==> flow/design.v <==
`timescale 1ns / 1ps
module SCALER_CLOCK_v2(
		input clk33_i,
		input rst_i,
		output khz_clk_o
    );
	localparam [15:0] MATCH = 33333;
	reg [15:0] counter;
	reg khz_clk;
	always @(posedge clk33_i) begin
		if (rst_i) begin
			counter <= {16{1'b0}};
			khz_clk <= 1'b0;
		end else begin
			if (khz_clk) counter <= {16{1'b0}};
			else counter <= counter + 1;
			khz_clk <= (counter == MATCH);
		end
	end
	assign khz_clk_o = khz_clk;
endmodule
`timescale 1ns / 1ps
module ANITA3_scaler(
		clk_i,
		rst_i,
		pps_i,
		count_i,
		scaler_o
    );
	parameter WIDTH = 8;
	parameter PRESCALE = 0;
	input clk_i;
	input rst_i;
	input pps_i;
	input count_i;
	output [WIDTH-1:0] scaler_o;
	reg [WIDTH+PRESCALE-1:0] counter;
	wire [WIDTH+PRESCALE:0] counter_plus_one = counter + 1;
	reg [WIDTH-1:0] scaler;
	always @(posedge clk_i) begin
		if (rst_i) begin
			counter <= {WIDTH+PRESCALE{1'b0}};
			scaler <= {WIDTH{1'b0}};
		end else begin
			if (pps_i) counter <= {WIDTH+PRESCALE{1'b0}};
			else if (count_i && !counter_plus_one[WIDTH+PRESCALE]) counter <= counter_plus_one;
			if (pps_i) scaler <= counter[PRESCALE +: WIDTH];
		end
	end
	assign scaler_o = scaler;
endmodule
`timescale 1ns / 1ps
module SCALER_TOPv2(
		input clk33_i,
		input rst_i,
		input [16:0] scal_i,
		input [4:0] scal_addr_i,
		input scal_rd_i,
		output [15:0] scal_dat_o,
		output [15:0] refpulse_cnt_o
    );
	wire update_scalers;
	SCALER_CLOCK_v2 u_clk(.clk33_i(clk33_i),
								 .rst_i(rst_i),
								 .khz_clk_o(update_scalers));
	wire [15:0] scaler_data_out[31:0];
	reg [1:0] ref_pulse_reg;
	reg [15:0] ref_pulse_counter;
	reg [15:0] ref_pulse_count;
	reg [15:0] gated_scaler;
	wire [15:0] ref_pulse_in = {16{scal_i[0]}};
	always @(posedge clk33_i) begin
		if (rst_i) begin
			gated_scaler <= {16{1'b0}};
			ref_pulse_reg <= {2{1'b0}};
			ref_pulse_counter <= {16{1'b0}};
			ref_pulse_count <= {16{1'b0}};
		end else begin
			gated_scaler <= ref_pulse_in & scal_i[16:1];
			ref_pulse_reg <= {ref_pulse_reg[0],scal_i[0]};
			if (update_scalers) ref_pulse_counter <= {16{1'b0}};
			else if (ref_pulse_reg[0] && !ref_pulse_reg[1]) ref_pulse_counter <= ref_pulse_counter + 1;
			if (update_scalers) ref_pulse_count <= ref_pulse_counter;
		end
	end
	generate
		genvar trig, ant;
		for (trig=0;trig<4;trig=trig+1) begin : L1
			ANITA3_scaler #(.WIDTH(16),.PRESCALE(0)) u_l1_scaler(.clk_i(clk33_i),
																				  .rst_i(rst_i),
																				  .pps_i(update_scalers),
																				  .count_i(scal_i[1+trig]),
																				  .scaler_o(scaler_data_out[12+trig]));
			ANITA3_scaler #(.WIDTH(16),.PRESCALE(0)) u_l1_mon_scaler(.clk_i(clk33_i),
																				  .rst_i(rst_i),
																				  .pps_i(update_scalers),
																				  .count_i(gated_scaler[trig]),
																				  .scaler_o(scaler_data_out[28+trig]));
		end
		for (ant=0;ant<12;ant=ant+1) begin : ANT
			ANITA3_scaler #(.WIDTH(16),.PRESCALE(0)) u_ant_scaler(.clk_i(clk33_i),
																					.rst_i(rst_i),
																					.pps_i(update_scalers),
																					.count_i(scal_i[5+ant]),
																					.scaler_o(scaler_data_out[ant]));
			ANITA3_scaler #(.WIDTH(16),.PRESCALE(0)) u_ant_mon_scaler(.clk_i(clk33_i),
																					.rst_i(rst_i),
																					.pps_i(update_scalers),
																					.count_i(gated_scaler[4+ant]),
																					.scaler_o(scaler_data_out[16+ant]));
		end
	endgenerate
	reg scaler_bank;
	reg [31:0] scaler_ram[63:0];
	reg [31:0] scaler_out;
	reg reading;
	reg updating;
	reg was_updating;
	reg maybe_reading_too_slow;
	reg [4:0] scaler_addr_count;
	wire [5:0] scaler_addr_count_plus_one = scaler_addr_count + 1;
	always @(posedge clk33_i) begin
		if (updating && !rst_i)
			scaler_ram[{scaler_bank,scaler_addr_count}] <= {ref_pulse_count,scaler_data_out[scaler_addr_count]};
		scaler_out <= scaler_ram[{!scaler_bank,scal_addr_i}];
	end
	always @(posedge clk33_i) begin	
		if (rst_i) begin
			scaler_bank <= 1'b0;
			reading <= 1'b0;
			updating <= 1'b0;
			was_updating <= 1'b0;
			maybe_reading_too_slow <= 1'b0;
			scaler_addr_count <= {5{1'b0}};
		end else begin
		if (update_scalers) updating <= 1;
		else if (scaler_addr_count_plus_one[5]) updating <= 0;
		if (updating) scaler_addr_count <= scaler_addr_count_plus_one;
		if ((scal_addr_i == {5{1'b0}}) && scal_rd_i)
			reading <= 1;
		else if ((scal_addr_i == {5{1'b1}}) && scal_rd_i) 
			reading <= 0;
		else if (update_scalers && maybe_reading_too_slow)
			reading <= 0;
		if (!reading) maybe_reading_too_slow <= 0;
		else if (update_scalers && reading) maybe_reading_too_slow <= 1;
		was_updating <= updating;
		if (!updating && was_updating && !reading) scaler_bank <= ~scaler_bank;		
		end
	end
	assign scal_dat_o = scaler_out[15:0];
	assign refpulse_cnt_o = scaler_out[31:16];
endmodule
-- From RTL to reports: SCALER_TOPv2
Tool output for the design above, in the order of the flow.
Lines are those of the file above, counted from 1.
A cell with -- has no value.
- top: SCALER_TOPv2
- clock input: clk33_i
- cell library: sky130hd
- timing corner: tt_025C_1v80

-- Elaborated design
Counts by Yosys on the flattened word-level netlist (proc, flatten, opt, wreduce). Print and check cells are left out. Cells with the same type and inputs are merged into one.
Yosys's memory passes give these memory sizes; they may raise the number of words (mostly to a power of two), join words into wider ones and drop unused or constant bits.
- noted $add $sub $neg: 35
- equal/unequal tests: 33
- noted multiplexer cells: 9
- noted bitwise logic cells: 3
- reduce/logical cells: 83
- operator list (operator ; number):
    adder 16 x 1 -> 17 bit (second input constant) ; 32
    case mux 16 bit (select 32 bit) ; 1
    equality test 5 bit (second input constant) ; 17
    logical AND 1 bit ; 40
    equality test 5 x 4 -> 1 bit (second input constant) ; 8
    logical NOT 1 bit ; 37
    adder 16 x 1 -> 16 bit (second input constant) ; 2
    2-to-1 mux 32 bit ; 1
    equality test 5 x 3 -> 1 bit (second input constant) ; 4
    equality test 16 bit (second input constant) ; 1
    AND 16 bit ; 1
    equality test 5 x 2 -> 1 bit (second input constant) ; 2
    logical NOT 5 bit ; 2
    adder 5 x 1 -> 6 bit (second input constant) ; 1
    2-to-1 mux 6 bit ; 1
    2-to-1 mux 1 bit ; 6
    equality test 5 x 1 -> 1 bit (second input constant) ; 1
    OR reduction 2 bit ; 2
    nonzero test 3 bit ; 1
    inverter 1 bit ; 2
    nonzero test 2 bit ; 1
- noted bits in registers: 1101
- RAM bits at 2048
- clocked read ports x word width at 32
- noted memories kept: 1
- input bits at 25
- output and inout port bits at 32
- memory list (name ; words ; width ; read ports ; write ports ; line ; text):
    scaler_ram ; 64 ; 32 ; 1 ; 1 ; 114 ; reg [31:0] scaler_ram[63:0];

-- Logic depth
Longest topological path by Yosys (ltp), each cell counted once; first at word level (registers and memories cut), then after technology mapping (sequential cells cut; the memories' decode and read muxes count).
- noted depth in word-level cells: 4
- ABC_AREA: 0
- noted mapped depth: 13

-- Mapped cells and area
Source: synth_stat.txt of the flow (Yosys; design flattened, memories mapped). It holds for the ABC_AREA given above (unset counts as 0); a run with the other value may have another netlist.
Totals and module areas in this step are rounded.
- noted standard cells after synthesis: 8774
- cell area after synthesis: 129000 um2
- noted flip-flop cells: 3181
- noted buffers: 496
- cells by type (type ; number ; area in all (um2)):
    sky130_fd_sc_hd__edfxtp_1 ; 2048 ; 6.15E+04
    sky130_fd_sc_hd__dfxtp_1 ; 1133 ; 2.27E+04
    sky130_fd_sc_hd__mux4_2 ; 553 ; 1.25E+04
    sky130_fd_sc_hd__mux2i_1 ; 754 ; 7.55E+03
    sky130_fd_sc_hd__nor2_1 ; 1102 ; 4.14E+03
    sky130_fd_sc_hd__xor2_1 ; 174 ; 1.52E+03
    sky130_fd_sc_hd__xnor2_1 ; 156 ; 1366.31
    sky130_fd_sc_hd__nand2_1 ; 321 ; 1.2E+03
    sky130_fd_sc_hd__nand3_1 ; 210 ; 1.05E+03
    sky130_fd_sc_hd__clkbuf_1 ; 258 ; 968.429
    sky130_fd_sc_hd__nand4_1 ; 143 ; 894.608
    sky130_fd_sc_hd__a22oi_1 ; 112 ; 840.806
    sky130_fd_sc_hd__a211oi_1 ; 102 ; 765.734
    sky130_fd_sc_hd__a21oi_1 ; 151 ; 755.725
    sky130_fd_sc_hd__and4_1 ; 84 ; 735.706
    sky130_fd_sc_hd__mux2_2 ; 57 ; 641.866
    sky130_fd_sc_hd__o21ai_0 ; 122 ; 610.586
    sky130_fd_sc_hd__o211ai_1 ; 78 ; 585.562
Not listed: further types 63, cells in them 1216.
The figures by module come from a second, unflattened synthesis with its own total; it is not the netlist above.
- cell total of the unflattened synthesis at 8907
- area total of the unflattened synthesis: 131000 um2
Rows give one instance, submodules left out.
- by module (module ; times used ; cells ; area (um2) ; sequential area (um2)):
    SCALER_TOPv2 ; 1 ; 4145 ; 85700 ; 63300
    ANITA3_scaler ; 32 ; 146 ; 1410 ; 641
    SCALER_CLOCK_v2 ; 1 ; 90 ; 777 ; 340

-- Path before layout
Path of least setup slack by OpenSTA after synthesis, without wires, with an ideal clock, recovery checks aside; 20% of the period is set as input and as output delay. Where synthesis merged equal registers, the netlist keeps one of their names.
- kind: flip-flop to flip-flop
- start point: register scaler_addr_count[0]
- end point: memory scaler_ram[0][13]
- period: 10.0 ns
- noted time at the first pin: 0.000 ns
- data arrival time: 4.782 ns
- noted setup slack: 4.634 ns
- noted path delay: 5.367 ns
- noted driving pins on the path: 14
- noted path buffers: 6
- synthesis period reached: 5.366 ns
"path delay" is the arrival time less input delay plus setup time.
"driving pins on the path": output pins that drive a net of the path, with the launching flip-flop's if there is one; two outputs of one cell count as two.
"synthesis period reached" is the clock period less the worst setup slack; recovery checks do not enter. This is arithmetic on one report: input and output delays are still those of the set period (20% each).
Between the ends stands the longest chain of elaborated cells between them, by number of cells; it is not shown to be the way that was timed. Of several equally long chains one is given.
Each line given opens the expression or statement behind the cell; cells for indexed reads and writes are added by Yosys, which also makes memories of some case tables.
The path ends at the data pin of a flip-flop with enable; ways to the enable are not counted.
- cell sequence: sky130_fd_sc_hd__dfxtp_1 -> sky130_fd_sc_hd__ha_1 -> sky130_fd_sc_hd__clkbuf_1 -> sky130_fd_sc_hd__clkbuf_1 -> sky130_fd_sc_hd__buf_1 -> sky130_fd_sc_hd__and3_1 -> sky130_fd_sc_hd__ha_1 -> sky130_fd_sc_hd__clkbuf_1 -> sky130_fd_sc_hd__nor4_1 -> sky130_fd_sc_hd__nand2_1 -> sky130_fd_sc_hd__or3_1 -> sky130_fd_sc_hd__buf_2 -> sky130_fd_sc_hd__buf_2 -> sky130_fd_sc_hd__a41oi_1
- length of the longest elaborated chain at 3
- elaborated cells on any way between the ends at 34
- RTL lines with such cells: 2
- classes of those cells: eq/ne: 31; mux: 2; reduce/logical: 1
- ends and longest elaborated chain, post-synthesis (what ; line ; text):
    start: declaration ; 120 ; reg [4:0] scaler_addr_count;
    start: assignment ; 134 ; scaler_addr_count <= {5{1'b0}};
    start: assignment ; 138 ; if (updating) scaler_addr_count <= scaler_addr_count_plus_one;
    equality test 5 bit ; 124 ; scaler_ram[{scaler_bank,scaler_addr_count}] <= {ref_pulse_count,scaler_data_out[scaler_addr_count]};
    case mux 16 bit (select 32 bit) ; 124 ;
    2-to-1 mux 32 bit ; 123 ; if (updating && !rst_i)
    end: declaration ; 114 ; reg [31:0] scaler_ram[63:0];

-- Path in the finished layout
Path of least setup slack in the final report of run A (OpenROAD, finished layout, wires in). Where an end is a register, its clock arrival counts in the times.
- kind: flip-flop to flip-flop
- start point: register scaler_addr_count[4]
- end point: memory scaler_ram[16][0]
- period: 3.81 ns
- noted time at the first pin: 0.92 ns
- data arrival time: 3.82 ns
- noted setup slack: 0.64 ns
- noted driving pins on the path: 11
- noted path buffers: 5
Between the ends stands the longest chain of elaborated cells between them, by number of cells; it is not shown to be the way that was timed. Of several equally long chains one is given.
The path ends at the data pin of a flip-flop with enable; ways to the enable are not counted.
- cell sequence: sky130_fd_sc_hd__dfxtp_4 -> sky130_fd_sc_hd__buf_16 -> sky130_fd_sc_hd__buf_12 -> sky130_fd_sc_hd__mux2_4 -> sky130_fd_sc_hd__a32oi_1 -> sky130_fd_sc_hd__o21ai_0 -> sky130_fd_sc_hd__nor3_1 -> sky130_fd_sc_hd__buf_4 -> sky130_fd_sc_hd__a41oi_4 -> sky130_fd_sc_hd__buf_4 -> sky130_fd_sc_hd__clkbuf_16
- length of the longest elaborated chain at 3
- elaborated cells on any way between the ends at 34
- RTL lines with such cells: 2
- classes of those cells: eq/ne: 31; mux: 2; reduce/logical: 1
- ends and longest elaborated chain, post-layout (what ; line ; text):
    start: declaration ; 120 ; reg [4:0] scaler_addr_count;
    start: assignment ; 134 ; scaler_addr_count <= {5{1'b0}};
    start: assignment ; 138 ; if (updating) scaler_addr_count <= scaler_addr_count_plus_one;
    equality test 5 bit ; 124 ; scaler_ram[{scaler_bank,scaler_addr_count}] <= {ref_pulse_count,scaler_data_out[scaler_addr_count]};
    case mux 16 bit (select 32 bit) ; 124 ;
    2-to-1 mux 32 bit ; 123 ; if (updating && !rst_i)
    end: declaration ; 114 ; reg [31:0] scaler_ram[63:0];

Ticket comment

Stored flow runs of SCALER_TOPv2 (5 of them; Yosys, OpenROAD, sky130hd). They differ in their settings and are not a sequence. Constraints: input delay and output delay 20% of the set period each, output load 0.01 pF.
"clock period reached" is the run's clock period less its worst setup slack. It is reckoned from that one timing run; input and output delays stay at 20% of the period that was set.
"time of the worst setup path" = time allowed to the worst setup path (clock period - input delay - output delay, where it has them) - its slack; a late launch clock adds to it, a late capture clock takes from it.
By "total design power" is meant OpenSTA's value without simulated activity: inputs other than the clock are taken to toggle once in ten clock periods, and the tool carries that through the logic.
The results are shown rounded.

Run A
Settings were CAP_MARGIN = 5; CELL_PAD_IN_SITES_DETAIL_PLACEMENT = 0; CELL_PAD_IN_SITES_GLOBAL_PLACEMENT = 3; CORE_ASPECT_RATIO = 1.52; CORE_MARGIN = 5; CORE_UTILIZATION = 23; CTS_CLUSTER_SIZE = 52; GPL_TIMING_DRIVEN = 1; MAX_ROUTING_LAYER = met4; MIN_ROUTING_LAYER = met1; PLACE_DENSITY_LB_ADDON = 0.17; SETUP_SLACK_MARGIN = 1.08; TNS_END_PERCENT = 90; period_ns = 3.81; SLEW_MARGIN = 20
- post-layout utilization: 28.5%
- clock period reached: 3.168 ns
- lowest hold slack at 0.279 ns
- noted the Yosys chip area after synthesis: 129000 um2
- total design power at 73200 uW
- noted the final setup TNS: 0.000 ns
- worst setup slack after layout: 0.642 ns
- time of the worst setup path at 3.17 ns
- worst setup path kind: flip-flop to flip-flop
- standard-cell area of the final layout: 159000 um2
- overall die area: 575000 um2

Run B
Settings were ABC_AREA = 1; CELL_PAD_IN_SITES_GLOBAL_PLACEMENT = 3; GPL_ROUTABILITY_DRIVEN = 1; GPL_TIMING_DRIVEN = 0; MAX_ROUTING_LAYER = met4; MIN_ROUTING_LAYER = met2; PLACE_DENSITY_LB_ADDON = 0.23; TNS_END_PERCENT = 50; period_ns = 2.97; CAP_MARGIN = 20; CORE_MARGIN = 2; CORE_UTILIZATION = 40; SLEW_MARGIN = 20
- unfinished; error GRT-0232 in routing

Run C
Settings were ABC_AREA = 1; CELL_PAD_IN_SITES_GLOBAL_PLACEMENT = 3; GPL_ROUTABILITY_DRIVEN = 1; MAX_ROUTING_LAYER = met4; MIN_ROUTING_LAYER = met2; PLACE_DENSITY_LB_ADDON = 0.25; TNS_END_PERCENT = 10; period_ns = 2.97; CAP_MARGIN = 20; CORE_MARGIN = 2; CORE_UTILIZATION = 40; SLEW_MARGIN = 20
- post-layout utilization: 46.9%
- clock period reached: 2.928 ns
- lowest hold slack at 0.247 ns
- noted the Yosys chip area after synthesis: 133000 um2
- total design power at 96100 uW
- noted the final setup TNS: 0.000 ns
- worst setup slack after layout: 0.042 ns
- time of the worst setup path at 2.93 ns
- worst setup path kind: flip-flop to flip-flop
- standard-cell area of the final layout: 155000 um2
- overall die area: 337000 um2

Run D
Settings were CAP_MARGIN = 15; CORE_UTILIZATION = 68; MAX_ROUTING_LAYER = met5; PLACE_DENSITY_LB_ADDON = 0.25; period_ns = 5.01; CORE_MARGIN = 2; SLEW_MARGIN = 20
- post-layout utilization: 76.6%
- clock period reached: 4.504 ns
- lowest hold slack at 0.354 ns
- noted the Yosys chip area after synthesis: 129000 um2
- total design power at 53400 uW
- noted the final setup TNS: 0.000 ns
- worst setup slack after layout: 0.506 ns
- time of the worst setup path at 4.50 ns
- worst setup path kind: flip-flop to flip-flop
- standard-cell area of the final layout: 144000 um2
- overall die area: 193000 um2

Run E
Settings were CAP_MARGIN = 25; CELL_PAD_IN_SITES_DETAIL_PLACEMENT = 0; CELL_PAD_IN_SITES_GLOBAL_PLACEMENT = 3; CORE_ASPECT_RATIO = 0.67; CORE_MARGIN = 10; CORE_UTILIZATION = 23; CTS_CLUSTER_SIZE = 71; GPL_ROUTABILITY_DRIVEN = 0; GPL_TIMING_DRIVEN = 0; HOLD_SLACK_MARGIN = 0.02; MAX_ROUTING_LAYER = met5; MIN_ROUTING_LAYER = met1; PLACE_DENSITY_LB_ADDON = 0.25; TNS_END_PERCENT = 50; period_ns = 3.81; SLEW_MARGIN = 20
- post-layout utilization: 28.9%
- clock period reached: 3.968 ns
- lowest hold slack at 0.460 ns
- noted the Yosys chip area after synthesis: 129000 um2
- total design power at 74400 uW
- noted the final setup TNS: -29.5 ns
- worst setup slack after layout: -0.158 ns
- time of the worst setup path at 3.97 ns
- worst setup path kind: flip-flop to flip-flop
- standard-cell area of the final layout: 161000 um2
- overall die area: 590000 um2
